==> flow/design.v <==
module AMBA_APB(
  input logic pclk,
  input logic prst_n,
  input logic [4:0] paddr,
  input logic pselx,
  input logic penable,
  input logic pwrite,
  input logic [31:0] pwdata,
  output logic pready,
  output logic [31:0] prdata
);
  reg [31:0] mem[31:0];
  typedef enum {
    IDLE    = 0,
    SETUP   = 1,
    ACCESS  = 2,
    XXX     = 3
  } state_e;
  state_e state, next;
  always_ff @(posedge pclk or negedge prst_n)
    if (!prst_n)  state <= IDLE;
    else          state <= next;
  always_comb begin
    next = XXX;
    case (state)
      IDLE: begin
        if (pselx & !penable) next = SETUP;
        else                  next = IDLE;
      end
      SETUP: begin
        if (penable & pselx)  next = ACCESS;
      end
      ACCESS: begin
        if (pready)           next = IDLE;
        else                  next = ACCESS;
      end
      default: begin
        next = IDLE;
      end
    endcase
  end
  always_ff @(posedge pclk or negedge prst_n) begin
    if (!prst_n) begin
      pready <= 0;
      prdata <= 0;
    end
    else begin
      if (next == ACCESS) begin
        if (pwrite) begin
          mem[paddr] <= pwrite ? pwdata : mem[paddr];
        end
        else begin
          prdata     <= mem[paddr];
        end
        pready       <= 1;
      end
      else begin
        pready       <= 0;
      end
    end
  end
endmodule
# From RTL to reports: AMBA_APB
# What the tools print for AMBA_APB, step after step.
# Lines are those of the file above, counted from 1.
# Cell names lack the library's common part.
# Not given: -
[design] design="AMBA_APB" clock_port="pclk" lib="sky130hd" corner="tt_025C_1v80"

# Elaborated design
# Yosys after proc, flatten, opt, wreduce and memory -nomap, before mapping. Print and check cells are not counted. Equal cells are merged and count once.
[word_totals] wordCells=114 reg_bits=1059 out_inout_bits=33
[op_classes] muxes=6 reduce_and_logical=36 equal=34 bitwise=3
[ops] cell="case mux 32 bit (select 32 bit)" count=1
[ops] cell="AND reduction 4 bit" count=32
[ops] cell="equality test 5 bit (second input constant)" count=16
[ops] cell="equality test 5 x 4 -> 1 bit (second input constant)" count=8
[ops] cell="logical NOT 32 bit" count=1
[ops] cell="equality test 5 x 3 -> 1 bit (second input constant)" count=4
[ops] cell="equality test 5 x 2 -> 1 bit (second input constant)" count=2
[ops] cell="case mux 2 bit (select 3 bit)" count=1
[ops] cell="equality test 5 x 1 -> 1 bit (second input constant)" count=1
[ops] cell="logical NOT 5 bit" count=1
[ops] cell="equality test 2 bit (second input constant)" count=2
[ops] cell="two-way mux 1 bit" count=3
[ops] cell="AND 1 bit" count=2
[ops] cell="equality test 2 x 1 -> 1 bit (second input constant)" count=1
[ops] cell="AND reduction 2 bit" count=1
[ops] cell="two-way mux 2 bit" count=1
[ops] cell="inverter 1 bit" count=1
[ops] cell="logical NOT 1 bit" count=1

# Longest topological paths
# Depth = most cells in a row (Yosys ltp): at word level without a register or memory, in the mapped netlist without a sequential cell, where the memories' decode and read muxes count.
[depth] word_depth=6 ABC_AREA=0 depth_mapped=11 depth_no_buf=6

# Netlist
# Source: synth_stat.txt of the flow (Yosys; design flattened, memories mapped). It holds for the ABC_AREA given above (unset counts as 0); a run with the other value may have another netlist.
[by_type] type="edfxtp_1" count=1024 type_area_um2=3.07E+04
[by_type] type="a22oi_1" count=307 type_area_um2=2304.71
[by_type] type="dfrtp_1" count=36 type_area_um2=900.864
[by_type] type="and3_1" count=124 type_area_um2=775.744
[by_type] type="nand4_1" count=61 type_area_um2=381.616
[by_type] type="buf_2" count=60 type_area_um2=300.288
[by_type] type="nand2_1" count=78 type_area_um2=292.781
[by_type] type="nor3_1" count=58 type_area_um2=290.278
[by_type] type="a2111oi_0" count=29 type_area_um2=253.994
[by_type] type="a22o_1" count=23 type_area_um2=201.443
[by_type] type="mux2i_1" count=19 type_area_um2=190.182
[by_type] type="nand3_1" count=38 type_area_um2=190.182
[by_type] type="clkbuf_1" count=50 type_area_um2=187.68
[by_type] type="nor2_1" count=49 type_area_um2=183.926
[by_type] type="o21ai_0" count=36 type_area_um2=180.173
[by_type] type="a221oi_1" count=20 type_area_um2=175.168
[by_type] type="a21oi_1" count=34 type_area_um2=170.163
[by_type] type="nor4_1" count=27 type_area_um2=168.912
# Other cell types: 52; their cells: 216.
[synth_totals] mapped_area_um2=39644.3 buf_cells=134 ff_cells=1061 sequential_area_um2=31676.6 cell_count=2289

# Worst setup path after synthesis
# Source: OpenSTA report_checks on the synthesized netlist (no wires, ideal clock, input and output delay 20% of the period each), path of least setup slack; recovery checks are left aside. Register names are those of the netlist, which keeps one name where synthesis merged equal registers.
[synth_path] kind="input port to flip-flop" start="input port paddr[4]" end="register mem[1][0]" slack_ns=0.478 setup_ns=0.461 required_time_ns=4.539 n_path_buf=2 delay_ns=3.522 in_delay_ns=1.000 t_arrival_ns=4.061 clock_period_ns=5.0 path_stages=4 period_less_setup_slack_ns=4.522
# "delay_ns" = arrival - input delay + setup time.
# "path_stages": output pins that drive a net of the path, with the launching flip-flop's if there is one; two outputs of one cell count as two.
# "period_less_setup_slack_ns" is the clock period less the worst setup slack; recovery checks do not enter. This is arithmetic on one report: input and output delays are still those of the set period (20% each).
# The rows between start and end are the longest chain of elaborated cells between them; the timing report does not say that the signal goes this way. Where chains are equally long, one stands for them.
# A line is the first line of the expression or statement that the cell stems from. Yosys adds cells for indexed reads and writes and turns some case tables into memories.
[synth_via] cell_sequence="buf_4 or3b_2 buf_2 nor3_1" elab_chain_len=2 cone_cells=2
[synth_rtl] element="from (decl)" line=4 text="input logic [4:0] paddr,"
[synth_rtl] element="equality test 5 x 1 -> 1 bit" line=50 text="mem[paddr] <= pwrite ? pwdata : mem[paddr];"
[synth_rtl] element="AND reduction 4 bit"
[synth_rtl] element="to (assign)" line=50
[synth_rtl] element="to (decl)" line=12 text="reg [31:0] mem[31:0];"

# Worst path after layout
# Path of least setup slack in the final report of entry A (OpenROAD, finished layout, wires in). Where an end is a register, its clock arrival counts in the times.
[layout_path] kind="flip-flop to flip-flop" start="register state" end="register mem[8][5]" setup_ns=0.29 clock_period_ns=2.13 path_stages=9 required_time_ns=2.52 slack_ns=-0.20 n_path_buf=3 t_arrival_ns=2.73
# Where an end lacks its bit number, it is one bit of the signal, or one of the new flip-flops if synthesis recoded a state register.
# The rows between start and end are the longest chain of elaborated cells between them; the timing report does not say that the signal goes this way. Where chains are equally long, one stands for them.
[layout_via] cell_sequence="dfrtp_2 nor3b_4 nor2_2 nor2_2 nand3_4 buf_12 nor3_4 buf_4 clkbuf_16" elab_chain_len=4 cone_cells=6
[layout_rtl] element="from (decl)" line=19 text="state_e state, next;"
[layout_rtl] element="from (assign)" line=21 text="if (!prst_n)  state <= IDLE;"
[layout_rtl] element="from (assign)" line=22 text="else          state <= next;"
[layout_rtl] element="equality test 2 bit" line=25 text="case (state)"
[layout_rtl] element="case mux 2 bit (select 3 bit)" line=25
[layout_rtl] element="equality test 2 bit" line=48 text="if (next == ACCESS) begin"
[layout_rtl] element="AND reduction 4 bit"
[layout_rtl] element="to (assign)" line=50 text="mem[paddr] <= pwrite ? pwdata : mem[paddr];"
[layout_rtl] element="to (decl)" line=12 text="reg [31:0] mem[31:0];"

# Measured data: module AMBA_APB, platform sky130hd, 6 stored runs of the flow under differing settings, order arbitrary. Input and output delays are each 20% of the period that was set; the output load is 0.01 pF.
# "timing.achieved_period_ns" = clock period - worst setup slack. The figure is calculated, with input and output delays left at 20% of the set period.
# "worst_path_ns" = time allowed to the worst setup path (clock period - input delay - output delay, where it has them) - its slack; a late launch clock adds to it, a late capture clock takes from it.
# "total_power_mw" rests on the timing tool's default activity at the inputs, not on a simulated workload.
run="entry A" settings CAP_MARGIN=25 CELL_PAD_IN_SITES_DETAIL_PLACEMENT=1 CORE_UTILIZATION=46 CTS_CLUSTER_DIAMETER=153 MIN_ROUTING_LAYER="met1" PLACE_DENSITY_LB_ADDON=0.01 SETUP_SLACK_MARGIN=0.21 period_ns=2.13 CORE_MARGIN=2 SLEW_MARGIN=20
run="entry A" results timing.achieved_period_ns=2.334 worst_path_ns=2.33 timing.worst_path_kind="flip-flop to flip-flop" yosys_chip_area_um2=39644.3 final_stdcell_area_um2=52526.6 design_die_area_um2=88547.9 tns_ns=-107.118 total_power_mw=47.089 setup_worst_slack_ns=-0.204
run="entry B" settings CAP_MARGIN=30 CELL_PAD_IN_SITES_DETAIL_PLACEMENT=2 CELL_PAD_IN_SITES_GLOBAL_PLACEMENT=2 CORE_ASPECT_RATIO=0.61 CORE_MARGIN=10 CORE_UTILIZATION=62 GPL_ROUTABILITY_DRIVEN=0 GPL_TIMING_DRIVEN=0 HOLD_SLACK_MARGIN=0.09 MAX_ROUTING_LAYER="met4" MIN_ROUTING_LAYER="met1" PLACE_DENSITY=0.6 SLEW_MARGIN=30 TNS_END_PERCENT=90 period_ns=5.0
run="entry B" outcome="no results, placement failed with a tool error"
run="entry C" settings CELL_PAD_IN_SITES_GLOBAL_PLACEMENT=2 CORE_MARGIN=10 CORE_UTILIZATION=40 GPL_ROUTABILITY_DRIVEN=1 MAX_ROUTING_LAYER="met4" MIN_ROUTING_LAYER="met2" PLACE_DENSITY=0.6 period_ns=5.0 CAP_MARGIN=20 SLEW_MARGIN=20
run="entry C" results total_power_mw=19.543 timing.achieved_period_ns=4.049 design_die_area_um2=112104.0 final_stdcell_area_um2=46464.6 setup_worst_slack_ns=0.951 worst_path_ns=3.05 timing.worst_path_kind="input port to flip-flop" tns_ns=0.000 yosys_chip_area_um2=39644.3
run="entry D" settings CELL_PAD_IN_SITES_DETAIL_PLACEMENT=2 CORE_MARGIN=5 CORE_UTILIZATION=51 GPL_ROUTABILITY_DRIVEN=1 GPL_TIMING_DRIVEN=0 HOLD_SLACK_MARGIN=-0.02 MAX_ROUTING_LAYER="met4" PLACE_DENSITY=0.75 SLEW_MARGIN=5 period_ns=4.98 CAP_MARGIN=20
run="entry D" outcome="no results, routing failed with ODB-0269"
run="entry E" settings CAP_MARGIN=30 CELL_PAD_IN_SITES_GLOBAL_PLACEMENT=2 CORE_MARGIN=10 CORE_UTILIZATION=40 GPL_ROUTABILITY_DRIVEN=0 GPL_TIMING_DRIVEN=0 MAX_ROUTING_LAYER="met4" MIN_ROUTING_LAYER="met1" PLACE_DENSITY=0.6 SLEW_MARGIN=40 TNS_END_PERCENT=90 period_ns=5.0
run="entry E" results worst_path_ns=3.45 timing.worst_path_kind="input port to flip-flop" yosys_chip_area_um2=39644.3 setup_worst_slack_ns=0.552 total_power_mw=19.820 tns_ns=0.000 final_stdcell_area_um2=48183.7 timing.achieved_period_ns=4.448 design_die_area_um2=112104.0
run="entry F" settings ABC_AREA=0 CELL_PAD_IN_SITES_DETAIL_PLACEMENT=2 CELL_PAD_IN_SITES_GLOBAL_PLACEMENT=1 CORE_ASPECT_RATIO=1.65 CORE_MARGIN=6 CORE_UTILIZATION=64 CTS_CLUSTER_SIZE=82 GPL_ROUTABILITY_DRIVEN=1 GPL_TIMING_DRIVEN=1 HOLD_SLACK_MARGIN=0.12 MAX_ROUTING_LAYER="met4" MIN_ROUTING_LAYER="met2" PLACE_DENSITY=0.67 SETUP_SLACK_MARGIN=-0.2 TNS_END_PERCENT=35 period_ns=2.18 CAP_MARGIN=20 SLEW_MARGIN=20
run="entry F" outcome="no results, placement failed with a tool error"
